==> flow/design.v <==
`timescale 1ns / 1ps
module cordic_sin_cos#(
 parameter OUT_WIDTH = 16,
 parameter OUT_REGISTER_EN = 1,
 parameter K = 16'h4DBA
)(
 input                       clk,
 input                       rst_n,
 input  [19:0]               angle,
 output [OUT_WIDTH-1:0]      cos_o,
 output [OUT_WIDTH-1:0]      sin_o
    );
    localparam OUT_WIDTH_EXP = 4;
    localparam K_EXP = {K,{OUT_WIDTH_EXP{1'b0}}};
    localparam ITERATION_NUM = OUT_WIDTH;
    localparam [16*21-1:0] actan_table =  { 21'h20000,21'h12E40,21'h09FB4,21'h05111,
                                            21'h028B1,21'h0145D,21'h00A2F,21'h00518,
                                            21'h0028C,21'h00146,21'h000A3,21'h00051,
                                            21'h00029,21'h00014,21'h0000A,21'h00005};
    reg  signed [OUT_WIDTH+OUT_WIDTH_EXP:0]   real_x[0:ITERATION_NUM];
    reg  signed [OUT_WIDTH+OUT_WIDTH_EXP:0]   imag_y[0:ITERATION_NUM];
    reg  signed [20:0]                        angl_z[0:ITERATION_NUM];
    wire        [1:0]                         quadrant;
    reg  signed [OUT_WIDTH+OUT_WIDTH_EXP:0]   init_x;
    reg  signed [OUT_WIDTH+OUT_WIDTH_EXP:0]   init_y;
    reg  signed [20:0]                        init_z;
    assign quadrant = angle[19:18];
    always @(quadrant,angle) begin
        case (quadrant)
            2'b00:begin
                init_x = K_EXP;
                init_y = 0;
                init_z = {1'b0,angle};
            end
            2'b01:begin
                init_x = -K_EXP;
                init_y = 0;
                init_z = {3'b111,angle[17:0]};
            end
            2'b10: begin
                init_x = -K_EXP;
                init_y = 0;
                init_z = {3'b000,angle[17:0]};
            end
            2'b11:begin
                init_x = K_EXP;
                init_y = 0;
                init_z = {1'b1,angle};
            end
            default:begin
                init_x = 0;
                init_y = 0;
                init_z = 0;
            end
        endcase
    end
    always@(posedge clk or negedge rst_n)  
    begin
        if(rst_n == 1'b0)begin
            real_x[0] <= 'h0;
            imag_y[0] <= 'h0;
            angl_z[0] <= 'h0;
        end else begin
            real_x[0] <= init_x;
            imag_y[0] <= init_y;
            angl_z[0] <= init_z;
        end
    end
    genvar i;
    generate
        for (i = 1 ; i <= ITERATION_NUM; i= i + 1)
        begin: iter
                always@(posedge clk or negedge rst_n)  
                    begin
                        if(rst_n == 1'b0)begin
                            real_x[i] <= 'h0;
                            imag_y[i] <= 'h0;
                            angl_z[i] <= 'h0;
                        end else if(angl_z[i-1][20]==1'b1)begin  
                            real_x[i] <= real_x[i-1] + ( imag_y[i-1]>>>(i-1) );
                            imag_y[i] <= imag_y[i-1] - ( real_x[i-1]>>>(i-1) );
                            angl_z[i] <= angl_z[i-1] + $signed(actan_table[(21*(16-i+1)-1)-:21]);
                        end else begin
                            real_x[i] <= real_x[i-1] - ( imag_y[i-1]>>>(i-1) );
                            imag_y[i] <= imag_y[i-1] + ( real_x[i-1]>>>(i-1) );
                            angl_z[i] <= angl_z[i-1] - $signed(actan_table[(21*(16-i+1)-1)-:21]);
                        end
                    end
        end
    endgenerate
    wire [OUT_WIDTH:0]   real_x_cut;
    wire [OUT_WIDTH:0]   imag_y_cut;
    reg  [OUT_WIDTH-1:0] cos_over_pro;
    reg  [OUT_WIDTH-1:0] sin_over_pro;
    assign real_x_cut = real_x[ITERATION_NUM][OUT_WIDTH+OUT_WIDTH_EXP:OUT_WIDTH_EXP];
    assign imag_y_cut = imag_y[ITERATION_NUM][OUT_WIDTH+OUT_WIDTH_EXP:OUT_WIDTH_EXP];
    always@(*)begin
            case(real_x_cut[OUT_WIDTH:OUT_WIDTH-1])
                2'b00:cos_over_pro = real_x_cut[OUT_WIDTH-1:0];
                2'b01:cos_over_pro = {1'b0,{(OUT_WIDTH-1){1'b1}}};
                2'b10:cos_over_pro = {1'b1,{(OUT_WIDTH-2){1'b0}},1'b1};
                2'b11:cos_over_pro = real_x_cut[OUT_WIDTH-1:0];
                default:cos_over_pro = real_x_cut[OUT_WIDTH-1:0];
            endcase
    end
    always@(*)begin
            case(imag_y_cut[OUT_WIDTH:OUT_WIDTH-1])
                2'b00:sin_over_pro = imag_y_cut[OUT_WIDTH-1:0];
                2'b01:sin_over_pro = {1'b0,{(OUT_WIDTH-1){1'b1}}};
                2'b10:sin_over_pro = {1'b1,{(OUT_WIDTH-2){1'b0}},1'b1};
                2'b11:sin_over_pro = imag_y_cut[OUT_WIDTH-1:0];
                default:sin_over_pro = imag_y_cut[OUT_WIDTH-1:0];
            endcase
    end
    generate if (OUT_REGISTER_EN == 1'b1) begin:reg_out
        reg [OUT_WIDTH-1:0] cos_r;
        reg [OUT_WIDTH-1:0] sin_r;
        always@(posedge clk or negedge rst_n) begin
            if(rst_n == 1'b0)begin
                cos_r <= 'h0;
                sin_r <= 'h0;
            end else begin
                cos_r <= cos_over_pro;
                sin_r <= sin_over_pro;
            end
        end
        assign cos_o = cos_r;
        assign sin_o = sin_r;
    end else begin:no_reg_out
        assign cos_o = cos_over_pro;
        assign sin_o = sin_over_pro;
    end
    endgenerate
endmodule
`timescale 1ns / 1ps
module cordic_dds #(
 parameter OUT_WIDTH = 16,
 parameter OUT_REGISTER_EN = 1,
 parameter FREQ_WORD_INIITIAL = 32'h6D3A06,  
 parameter PHASE_WORD_INIITIAL = 0,
 parameter K = 16'h4DBA
)(
 input                      clk,
 input                      rst_n,
 input                      cfg_vld,
 input      [31:0]          cfg_freq_word,
 input      [31:0]          cfg_phase_word,
 output reg                 sig_vld_o,
 output     [OUT_WIDTH-1:0] sin_o,
 output     [OUT_WIDTH-1:0] cos_o
    );
 localparam PRO_DELAY = OUT_WIDTH + OUT_REGISTER_EN;
 reg [31:0] phase_accum;  
 reg [31:0] add_freq_wd;
 reg [4:0]  pro_cnt;
 always@(posedge clk or negedge rst_n)  
 begin
     if(rst_n == 1'b0)begin
         phase_accum <= PHASE_WORD_INIITIAL;
         add_freq_wd <= FREQ_WORD_INIITIAL;
     end else if(cfg_vld == 1'b1)begin 
         phase_accum <= cfg_phase_word;
         add_freq_wd <= cfg_freq_word;
     end else begin
         phase_accum <=  phase_accum + add_freq_wd;
     end
 end
 always@(posedge clk or negedge rst_n)  
 begin
     if(rst_n == 1'b0)begin
         pro_cnt <= 'h0;
         sig_vld_o <= 1'b0;
     end else if(pro_cnt == PRO_DELAY) begin
         pro_cnt <=  pro_cnt;
         sig_vld_o <= 1'b1;
     end else begin
         pro_cnt <=  pro_cnt + 1'b1;
         sig_vld_o <= 1'b0;
     end
 end
 cordic_sin_cos #(
 .OUT_WIDTH (OUT_WIDTH),
 .OUT_REGISTER_EN(OUT_REGISTER_EN),
 .K(K)
 )cordic_sin_cos_inst(
 .clk    (clk),
 .rst_n  (rst_n),
 .angle  (phase_accum[31:12]),
 .cos_o  (cos_o),
 .sin_o  (sin_o)
  );
endmodule
# [Step by step through the tools: cordic_dds]
# Module cordic_dds before and after one edit of its RTL, step after step.
# Lines under "before" count in the file above, lines under "after" in the edited file.
# "change": "after" minus "before" as printed here. "change_rel_pct": 100 x difference / "before".
# A cell with - has no value.
[setup] top="cordic_dds" clock_port="clk" cell_library="sky130hd" lib_corner="tt_025C_1v80"

# [Diff]
# The edit as a unified diff against the file above.
# A script made this edit. It changes what the design does and was not meant as an optimisation.
# begin of diff
@@ -147,7 +147,11 @@
  input      [31:0]          cfg_phase_word,
  output reg                 sig_vld_o,
- output     [OUT_WIDTH-1:0] sin_o,
+ output     [OUT_WIDTH-1:0] sin_o_o,
  output     [OUT_WIDTH-1:0] cos_o
     );
+ wire [OUT_WIDTH-1:0] sin_o;
+ reg [OUT_WIDTH-1:0] sin_o_d1;
+ always @(posedge clk) sin_o_d1 <= sin_o;
+ assign sin_o_o = sin_o_d1;
  localparam PRO_DELAY = OUT_WIDTH + OUT_REGISTER_EN;
  reg [31:0] phase_accum;  
# end of diff

# [Word level]
# Yosys after proc, flatten, opt, wreduce and memory -nomap, before mapping. Enables and synchronous resets that opt folds into registers are not counted as muxes. Print and check cells are not counted. Equal cells are merged and count once.
[op_classes] item="n_reduce_logical" before=8 after=8 change=0 change_rel_pct=0.00
[op_classes] item="n_addsub" before=95 after=95 change=0 change_rel_pct=0.00
[op_classes] item="equal" before=10 after=10 change=0 change_rel_pct=0.00
[op_classes] item="n_mux" before=54 after=54 change=0 change_rel_pct=0.00
[op_table] operator="2-to-1 mux 21 bit" before=48 after=48 change=0 change_rel_pct=0.00
[op_table] operator="== test 2 bit with constant B" before=6 after=6 change=0 change_rel_pct=0.00
[op_table] operator="OR reduction 2 bit" before=4 after=4 change=0 change_rel_pct=0.00
[op_table] operator="== test 2 x 1 -> 1 bit with constant B" before=3 after=3 change=0 change_rel_pct=0.00
[op_table] operator="logical NOT 2 bit" before=3 after=3 change=0 change_rel_pct=0.00
[op_table] operator="adder 21 x 10 -> 21 bit" before=2 after=2 change=0 change_rel_pct=0.00
[op_table] operator="adder 21 x 11 -> 21 bit" before=2 after=2 change=0 change_rel_pct=0.00
[op_table] operator="adder 21 x 12 -> 21 bit" before=2 after=2 change=0 change_rel_pct=0.00
[op_table] operator="adder 21 x 13 -> 21 bit" before=2 after=2 change=0 change_rel_pct=0.00
[op_table] operator="adder 21 x 14 -> 21 bit" before=2 after=2 change=0 change_rel_pct=0.00
[op_table] operator="adder 21 x 15 -> 21 bit" before=2 after=2 change=0 change_rel_pct=0.00
[op_table] operator="adder 21 x 16 -> 21 bit" before=2 after=2 change=0 change_rel_pct=0.00
[op_table] operator="adder 21 x 17 -> 21 bit" before=2 after=2 change=0 change_rel_pct=0.00
[op_table] operator="adder 21 x 18 -> 21 bit" before=2 after=2 change=0 change_rel_pct=0.00
[op_table] operator="adder 21 x 19 -> 21 bit" before=2 after=2 change=0 change_rel_pct=0.00
[op_table] operator="adder 21 x 20 -> 21 bit" before=2 after=2 change=0 change_rel_pct=0.00
[op_table] operator="adder 21 x 6 -> 21 bit" before=2 after=2 change=0 change_rel_pct=0.00
[op_table] operator="adder 21 x 7 -> 21 bit" before=2 after=2 change=0 change_rel_pct=0.00
[op_table] operator="adder 21 x 8 -> 21 bit" before=2 after=2 change=0 change_rel_pct=0.00
[op_table] operator="adder 21 x 9 -> 21 bit" before=2 after=2 change=0 change_rel_pct=0.00
[op_table] operator="case mux 16 bit (select 3 bit)" before=2 after=2 change=0 change_rel_pct=0.00
[op_table] operator="subtractor 21 x 10 -> 21 bit" before=2 after=2 change=0 change_rel_pct=0.00
[op_table] operator="subtractor 21 x 11 -> 21 bit" before=2 after=2 change=0 change_rel_pct=0.00
[op_table] operator="subtractor 21 x 12 -> 21 bit" before=2 after=2 change=0 change_rel_pct=0.00
[op_table] operator="subtractor 21 x 13 -> 21 bit" before=2 after=2 change=0 change_rel_pct=0.00
[op_table] operator="subtractor 21 x 14 -> 21 bit" before=2 after=2 change=0 change_rel_pct=0.00
[op_table] operator="subtractor 21 x 15 -> 21 bit" before=2 after=2 change=0 change_rel_pct=0.00
[op_table] operator="subtractor 21 x 16 -> 21 bit" before=2 after=2 change=0 change_rel_pct=0.00
# The list need not be complete.
[word_totals] item="in_bits" before=67 after=67 change=0 change_rel_pct=0.00
[word_totals] item="register_bits" before=1152 after=1168 change=16 change_rel_pct=1.39
[word_totals] item="word_cells" before=223 after=224 change=1 change_rel_pct=0.45
[word_totals] item="out_inout_bits" before=33 after=33 change=0 change_rel_pct=0.00

# [Longest topological paths]
# Depth = most cells in a row (Yosys ltp): at word level without a register or memory, in the mapped netlist without a sequential cell, where the memories' decode and read muxes count.
[depth] item="ltp_word" before=3 after=3 change=0 change_rel_pct=0.00
[depth] item="ABC_AREA" before="0" after="0"
[depth] item="depth_mapped" before=17 after=17 change=0 change_rel_pct=0.00
[depth] item="ltp_nobuf" before=17 after=17 change=0 change_rel_pct=0.00

# [Netlist]
# Yosys stat after the flow's synthesis: flattened, memories mapped to cells. It holds for the ABC_AREA given above (unset counts as 0); a run with the other value may have another netlist.
[mapped] item="area_mm2" before=0.0752059 after=0.0757727 change=0.0005668 change_rel_pct=0.75
[mapped] item="ff_cells" before=1041 after=1057 change=16 change_rel_pct=1.54
[mapped] item="stdcells" before=8052 after=8011 change=-41 change_rel_pct=-0.51
[mapped] item="buffers" before=119 after=123 change=4 change_rel_pct=3.36
[mapped] item="seqArea_mm2" before=0.0260637 after=0.0263841 change=0.0003204 change_rel_pct=1.23
[types] cell_type="sky130_fd_sc_hd__a21o_1" before=302 after=361 change=59 change_rel_pct=19.54
[types] cell_type="sky130_fd_sc_hd__nor2_1" before=669 after=615 change=-54 change_rel_pct=-8.07
[types] cell_type="sky130_fd_sc_hd__inv_1" before=457 after=411 change=-46 change_rel_pct=-10.07
[types] cell_type="sky130_fd_sc_hd__nand2_1" before=443 after=406 change=-37 change_rel_pct=-8.35
[types] cell_type="sky130_fd_sc_hd__a21oi_1" before=797 after=831 change=34 change_rel_pct=4.27
[types] cell_type="sky130_fd_sc_hd__nor3_1" before=257 after=227 change=-30 change_rel_pct=-11.67
[types] cell_type="sky130_fd_sc_hd__nor2b_1" before=81 after=110 change=29 change_rel_pct=35.80
[types] cell_type="sky130_fd_sc_hd__nand3_1" before=147 after=121 change=-26 change_rel_pct=-17.69
[types] cell_type="sky130_fd_sc_hd__mux2i_1" before=60 after=37 change=-23 change_rel_pct=-38.33
[types] cell_type="sky130_fd_sc_hd__o21bai_1" before=96 after=118 change=22 change_rel_pct=22.92
[types] cell_type="sky130_fd_sc_hd__xnor2_1" before=691 after=709 change=18 change_rel_pct=2.60
[types] cell_type="sky130_fd_sc_hd__xor2_1" before=326 after=344 change=18 change_rel_pct=5.52
[types] cell_type="sky130_fd_sc_hd__a21boi_0" before=43 after=25 change=-18 change_rel_pct=-41.86
[types] cell_type="sky130_fd_sc_hd__nand4_1" before=43 after=59 change=16 change_rel_pct=37.21
[types] cell_type="sky130_fd_sc_hd__dfxtp_1" before=0 after=16 change=16
[types] cell_type="sky130_fd_sc_hd__nor4_1" before=58 after=43 change=-15 change_rel_pct=-25.86
[types] cell_type="sky130_fd_sc_hd__or2_2" before=33 after=19 change=-14 change_rel_pct=-42.42
[types] cell_type="sky130_fd_sc_hd__a31o_2" before=19 after=32 change=13 change_rel_pct=68.42
# The list need not be complete.
# By module: a second synthesis without flattening, with its own total; a netlist apart from the flattened one above.
[unflattened] item="hier_cells" before=7977 after=7993 change=16 change_rel_pct=0.20
[unflattened] item="hier_area_mm2" before=0.0755525 after=0.0758728 change=0.0003203 change_rel_pct=0.42
# Each row is one instance without its submodules.
[modules_before] module="cordic_sin_cos" cells=7517 n_inst=1 mod_area_mm2=0.0710444
[modules_before] module="cordic_dds" cells=460 n_inst=1 mod_area_mm2=0.0045081
[modules_after] module="cordic_sin_cos" cells=7517 n_inst=1 mod_area_mm2=0.0710444
[modules_after] module="cordic_dds" cells=476 n_inst=1 mod_area_mm2=0.0048284

# [Timing after synthesis]
# Path of least setup slack by OpenSTA after synthesis, without wires, with an ideal clock, recovery checks aside; 20% of the period is set as input and as output delay. Where synthesis merged equal registers, the netlist keeps one of their names.
[synth_timing] item="path_type" before="register to register" after="register to register"
[synth_timing] item="startpoint" before="reg cordic_sin_cos_inst.angl_z[6][20]" after="reg cordic_sin_cos_inst.real_x[12][13]"
[synth_timing] item="endpoint" before="reg cordic_sin_cos_inst.imag_y[7][17]" after="reg cordic_sin_cos_inst.imag_y[13][20]"
[synth_timing] item="stages" before=14 after=17 change=3 change_rel_pct=21.43
[synth_timing] item="clock_period_ns" before=5.0 after=5.0 change=0.0 change_rel_pct=0.00
[synth_timing] item="t_first_pin_ns" before=0.000 after=0.000 change=0.000
[synth_timing] item="slack_ns" before=1.468 after=1.221 change=-0.247
[synth_timing] item="t_arrival_ns" before=3.442 after=3.698 change=0.256 change_rel_pct=7.44
[synth_timing] item="path_delay_ns" before=3.532 after=3.778 change=0.246 change_rel_pct=6.96
[synth_timing] item="required_time_ns" before=4.910 after=4.920 change=0.010 change_rel_pct=0.20
[synth_timing] item="period_less_setup_slack_ns" before=3.532 after=3.779 change=0.247 change_rel_pct=6.99
# "path_delay_ns" is the arrival time less input delay plus setup time.
# "stages" counts driving pins, that of a launching flip-flop among them; a cell with two outputs on the path counts twice.
# "period_less_setup_slack_ns" is the clock period less the worst setup slack; recovery checks do not enter. This is arithmetic on one report: input and output delays are still those of the set period (20% each).
# The rows between start and end are the longest chain of elaborated cells between them; the timing report does not say that the signal goes this way. Where chains are equally long, one stands for them.
# A line is the first line of the expression or statement that the cell stems from. Yosys adds cells for indexed reads and writes and turns some case tables into memories.
# A register here has more assigning lines than the two given.
[synth_via_before] path_cell_list="sky130_fd_sc_hd__dfrtp_1 -> sky130_fd_sc_hd__clkbuf_1 -> sky130_fd_sc_hd__clkbuf_1 -> sky130_fd_sc_hd__mux2i_1 -> sky130_fd_sc_hd__ha_1 -> sky130_fd_sc_hd__nor2b_1 -> sky130_fd_sc_hd__o21ai_0 -> sky130_fd_sc_hd__a21boi_0 -> sky130_fd_sc_hd__o21ai_1 -> sky130_fd_sc_hd__a211oi_1 -> sky130_fd_sc_hd__o32ai_1 -> sky130_fd_sc_hd__o31ai_1 -> sky130_fd_sc_hd__a2111o_1 -> sky130_fd_sc_hd__o2111ai_1" elab_chain_cells=1
[synth_rtl_before] item="start: declaration" line=22 source="reg  signed [20:0]                        angl_z[0:ITERATION_NUM];"
[synth_rtl_before] item="start: assignment" line=82 source="angl_z[i] <= angl_z[i-1] + $signed(actan_table[(21*(16-i+1)-1)-:21]);"
[synth_rtl_before] item="start: assignment" line=86 source="angl_z[i] <= angl_z[i-1] - $signed(actan_table[(21*(16-i+1)-1)-:21]);"
[synth_rtl_before] item="2-to-1 mux 21 bit" line=79 source="end else if(angl_z[i-1][20]==1'b1)begin"
[synth_rtl_before] item="end: assignment" line=81 source="imag_y[i] <= imag_y[i-1] - ( real_x[i-1]>>>(i-1) );"
[synth_rtl_before] item="end: assignment" line=85 source="imag_y[i] <= imag_y[i-1] + ( real_x[i-1]>>>(i-1) );"
[synth_rtl_before] item="end: declaration" line=21 source="reg  signed [OUT_WIDTH+OUT_WIDTH_EXP:0]   imag_y[0:ITERATION_NUM];"
[synth_via_after] path_cell_list="sky130_fd_sc_hd__dfrtp_1 -> sky130_fd_sc_hd__inv_1 -> sky130_fd_sc_hd__ha_1 -> sky130_fd_sc_hd__inv_1 -> sky130_fd_sc_hd__or4_1 -> sky130_fd_sc_hd__buf_2 -> sky130_fd_sc_hd__ha_1 -> sky130_fd_sc_hd__mux2_2 -> sky130_fd_sc_hd__ha_1 -> sky130_fd_sc_hd__a21o_1 -> sky130_fd_sc_hd__a21o_1 -> sky130_fd_sc_hd__a21o_1 -> sky130_fd_sc_hd__a31o_2 -> sky130_fd_sc_hd__a21oi_1 -> sky130_fd_sc_hd__o21ai_0 -> sky130_fd_sc_hd__and4_1 -> sky130_fd_sc_hd__nor3_2" elab_chain_cells=2
[synth_rtl_after] item="start: declaration" line=20 source="reg  signed [OUT_WIDTH+OUT_WIDTH_EXP:0]   real_x[0:ITERATION_NUM];"
[synth_rtl_after] item="start: assignment" line=80 source="real_x[i] <= real_x[i-1] + ( imag_y[i-1]>>>(i-1) );"
[synth_rtl_after] item="start: assignment" line=84 source="real_x[i] <= real_x[i-1] - ( imag_y[i-1]>>>(i-1) );"
[synth_rtl_after] item="adder 21 x 9 -> 21 bit" line=85 source="imag_y[i] <= imag_y[i-1] + ( real_x[i-1]>>>(i-1) );"
[synth_rtl_after] item="2-to-1 mux 21 bit" line=79 source="end else if(angl_z[i-1][20]==1'b1)begin"
[synth_rtl_after] item="end: assignment" line=81 source="imag_y[i] <= imag_y[i-1] - ( real_x[i-1]>>>(i-1) );"
[synth_rtl_after] item="end: assignment" line=85
[synth_rtl_after] item="end: declaration" line=21 source="reg  signed [OUT_WIDTH+OUT_WIDTH_EXP:0]   imag_y[0:ITERATION_NUM];"

# [Worst path after layout]
# From the final timing report of the runs of pair A: the path of least setup slack in the routed layout; clock arrival at registers is part of the times.
[layout_timing] item="path_type" before="register to register" after="register to register"
[layout_timing] item="startpoint" before="reg cordic_sin_cos_inst.imag_y[14][15]" after="reg cordic_sin_cos_inst.real_x[12][12]"
[layout_timing] item="endpoint" before="reg cordic_sin_cos_inst.real_x[15][19]" after="reg cordic_sin_cos_inst.imag_y[13][20]"
[layout_timing] item="required_time_ns" before=5.72 after=5.67 change=-0.05 change_rel_pct=-0.87
[layout_timing] item="stages" before=17 after=16 change=-1 change_rel_pct=-5.88
[layout_timing] item="t_first_pin_ns" before=0.79 after=0.76 change=-0.03 change_rel_pct=-3.80
[layout_timing] item="t_arrival_ns" before=4.96 after=4.84 change=-0.12 change_rel_pct=-2.42
[layout_timing] item="clock_period_ns" before=5.0 after=5.0 change=0.0 change_rel_pct=0.00
[layout_timing] item="slack_ns" before=0.76 after=0.83 change=0.07
# The rows between start and end are the longest chain of elaborated cells between them; the timing report does not say that the signal goes this way. Where chains are equally long, one stands for them.
# A register here has more assigning lines than the two given.
[layout_via_before] path_cell_list="sky130_fd_sc_hd__dfrtp_1 -> sky130_fd_sc_hd__inv_1 -> sky130_fd_sc_hd__ha_1 -> sky130_fd_sc_hd__nor3b_1 -> sky130_fd_sc_hd__nand2_1 -> sky130_fd_sc_hd__ha_1 -> sky130_fd_sc_hd__o21ai_0 -> sky130_fd_sc_hd__ha_1 -> sky130_fd_sc_hd__a21o_1 -> sky130_fd_sc_hd__a21o_1 -> sky130_fd_sc_hd__a21o_1 -> sky130_fd_sc_hd__a21oi_1 -> sky130_fd_sc_hd__a21oi_1 -> sky130_fd_sc_hd__o311ai_0 -> sky130_fd_sc_hd__nand2b_1 -> sky130_fd_sc_hd__a21oi_1 -> sky130_fd_sc_hd__xnor2_1" elab_chain_cells=2
[layout_rtl_before] item="start: declaration" line=21 source="reg  signed [OUT_WIDTH+OUT_WIDTH_EXP:0]   imag_y[0:ITERATION_NUM];"
[layout_rtl_before] item="start: assignment" line=81 source="imag_y[i] <= imag_y[i-1] - ( real_x[i-1]>>>(i-1) );"
[layout_rtl_before] item="start: assignment" line=85 source="imag_y[i] <= imag_y[i-1] + ( real_x[i-1]>>>(i-1) );"
[layout_rtl_before] item="subtractor 21 x 7 -> 21 bit" line=84 source="real_x[i] <= real_x[i-1] - ( imag_y[i-1]>>>(i-1) );"
[layout_rtl_before] item="2-to-1 mux 21 bit" line=79 source="end else if(angl_z[i-1][20]==1'b1)begin"
[layout_rtl_before] item="end: assignment" line=80 source="real_x[i] <= real_x[i-1] + ( imag_y[i-1]>>>(i-1) );"
[layout_rtl_before] item="end: assignment" line=84
[layout_rtl_before] item="end: declaration" line=20 source="reg  signed [OUT_WIDTH+OUT_WIDTH_EXP:0]   real_x[0:ITERATION_NUM];"
[layout_via_after] path_cell_list="sky130_fd_sc_hd__dfrtp_1 -> sky130_fd_sc_hd__inv_1 -> sky130_fd_sc_hd__ha_1 -> sky130_fd_sc_hd__inv_1 -> sky130_fd_sc_hd__or4_1 -> sky130_fd_sc_hd__ha_1 -> sky130_fd_sc_hd__mux2_2 -> sky130_fd_sc_hd__ha_1 -> sky130_fd_sc_hd__a21o_1 -> sky130_fd_sc_hd__a21o_1 -> sky130_fd_sc_hd__a21o_1 -> sky130_fd_sc_hd__a31o_2 -> sky130_fd_sc_hd__a21oi_1 -> sky130_fd_sc_hd__o21ai_0 -> sky130_fd_sc_hd__and4_1 -> sky130_fd_sc_hd__nor3_2" elab_chain_cells=2
[layout_rtl_after] item="start: declaration" line=20 source="reg  signed [OUT_WIDTH+OUT_WIDTH_EXP:0]   real_x[0:ITERATION_NUM];"
[layout_rtl_after] item="start: assignment" line=80 source="real_x[i] <= real_x[i-1] + ( imag_y[i-1]>>>(i-1) );"
[layout_rtl_after] item="start: assignment" line=84 source="real_x[i] <= real_x[i-1] - ( imag_y[i-1]>>>(i-1) );"
[layout_rtl_after] item="adder 21 x 9 -> 21 bit" line=85 source="imag_y[i] <= imag_y[i-1] + ( real_x[i-1]>>>(i-1) );"
[layout_rtl_after] item="2-to-1 mux 21 bit" line=79 source="end else if(angl_z[i-1][20]==1'b1)begin"
[layout_rtl_after] item="end: assignment" line=81 source="imag_y[i] <= imag_y[i-1] - ( real_x[i-1]>>>(i-1) );"
[layout_rtl_after] item="end: assignment" line=85
[layout_rtl_after] item="end: declaration" line=21 source="reg  signed [OUT_WIDTH+OUT_WIDTH_EXP:0]   imag_y[0:ITERATION_NUM];"

# [Layout results]
# Both versions went through the flow (Yosys, OpenROAD) with the same settings in each pair. Constraints: input delay and output delay 20% of the set period each, output load 0.01 pF.
[settings_pair_A] CORE_UTILIZATION=40 period_ns=5.0 CAP_MARGIN=20 CORE_MARGIN=2 SLEW_MARGIN=20
[measured_pair_A] item="timing.setup.tns_ns" before=0.000 after=0.000 change=0.000
[measured_pair_A] item="synth_chip_area_mm2" before=0.0752059 after=0.0757727 change=0.0005668 change_rel_pct=0.75
[measured_pair_A] item="final_cell_area_mm2" before=0.0838179 after=0.0844172 change=0.0005993 change_rel_pct=0.72
[measured_pair_A] item="finalUtil_pct" before=44.8 after=44.9 change=0.1
[measured_pair_A] item="die_mm2" before=0.191498 after=0.192927 change=0.001429 change_rel_pct=0.75
[measured_pair_A] item="final_setup_ws_ns" before=0.760 after=0.829 change=0.069
[measured_pair_A] item="clock_period_reached_ns" before=4.240 after=4.171 change=-0.069 change_rel_pct=-1.63
[settings_pair_B] CELL_PAD_IN_SITES_GLOBAL_PLACEMENT=2 CORE_MARGIN=8 CORE_UTILIZATION=50 GPL_TIMING_DRIVEN=1 PLACE_DENSITY_LB_ADDON=0.09 SLEW_MARGIN=5 TNS_END_PERCENT=90 period_ns=2.56 CAP_MARGIN=20
[measured_pair_B] item="timing.setup.tns_ns" before=-161.494 after=-153.519 change=7.975
[measured_pair_B] item="holdWs_ns" before=0.281 after=0.234 change=-0.047
[measured_pair_B] item="synth_chip_area_mm2" before=0.0752059 after=0.0757727 change=0.0005668 change_rel_pct=0.75
[measured_pair_B] item="final_cell_area_mm2" before=0.11698 after=0.119576 change=0.002596 change_rel_pct=2.22
[measured_pair_B] item="finalUtil_pct" before=78.2 after=79.1 change=0.9
[measured_pair_B] item="die_mm2" before=0.163079 after=0.16426 change=0.001181 change_rel_pct=0.72
[measured_pair_B] item="final_setup_ws_ns" before=-0.907 after=-0.816 change=0.091
[measured_pair_B] item="clock_period_reached_ns" before=3.467 after=3.376 change=-0.091 change_rel_pct=-2.62
# By "clock_period_reached_ns" is meant the clock period of the run minus its worst setup slack. This is arithmetic on one report: input and output delays are still those of the set period (20% each).
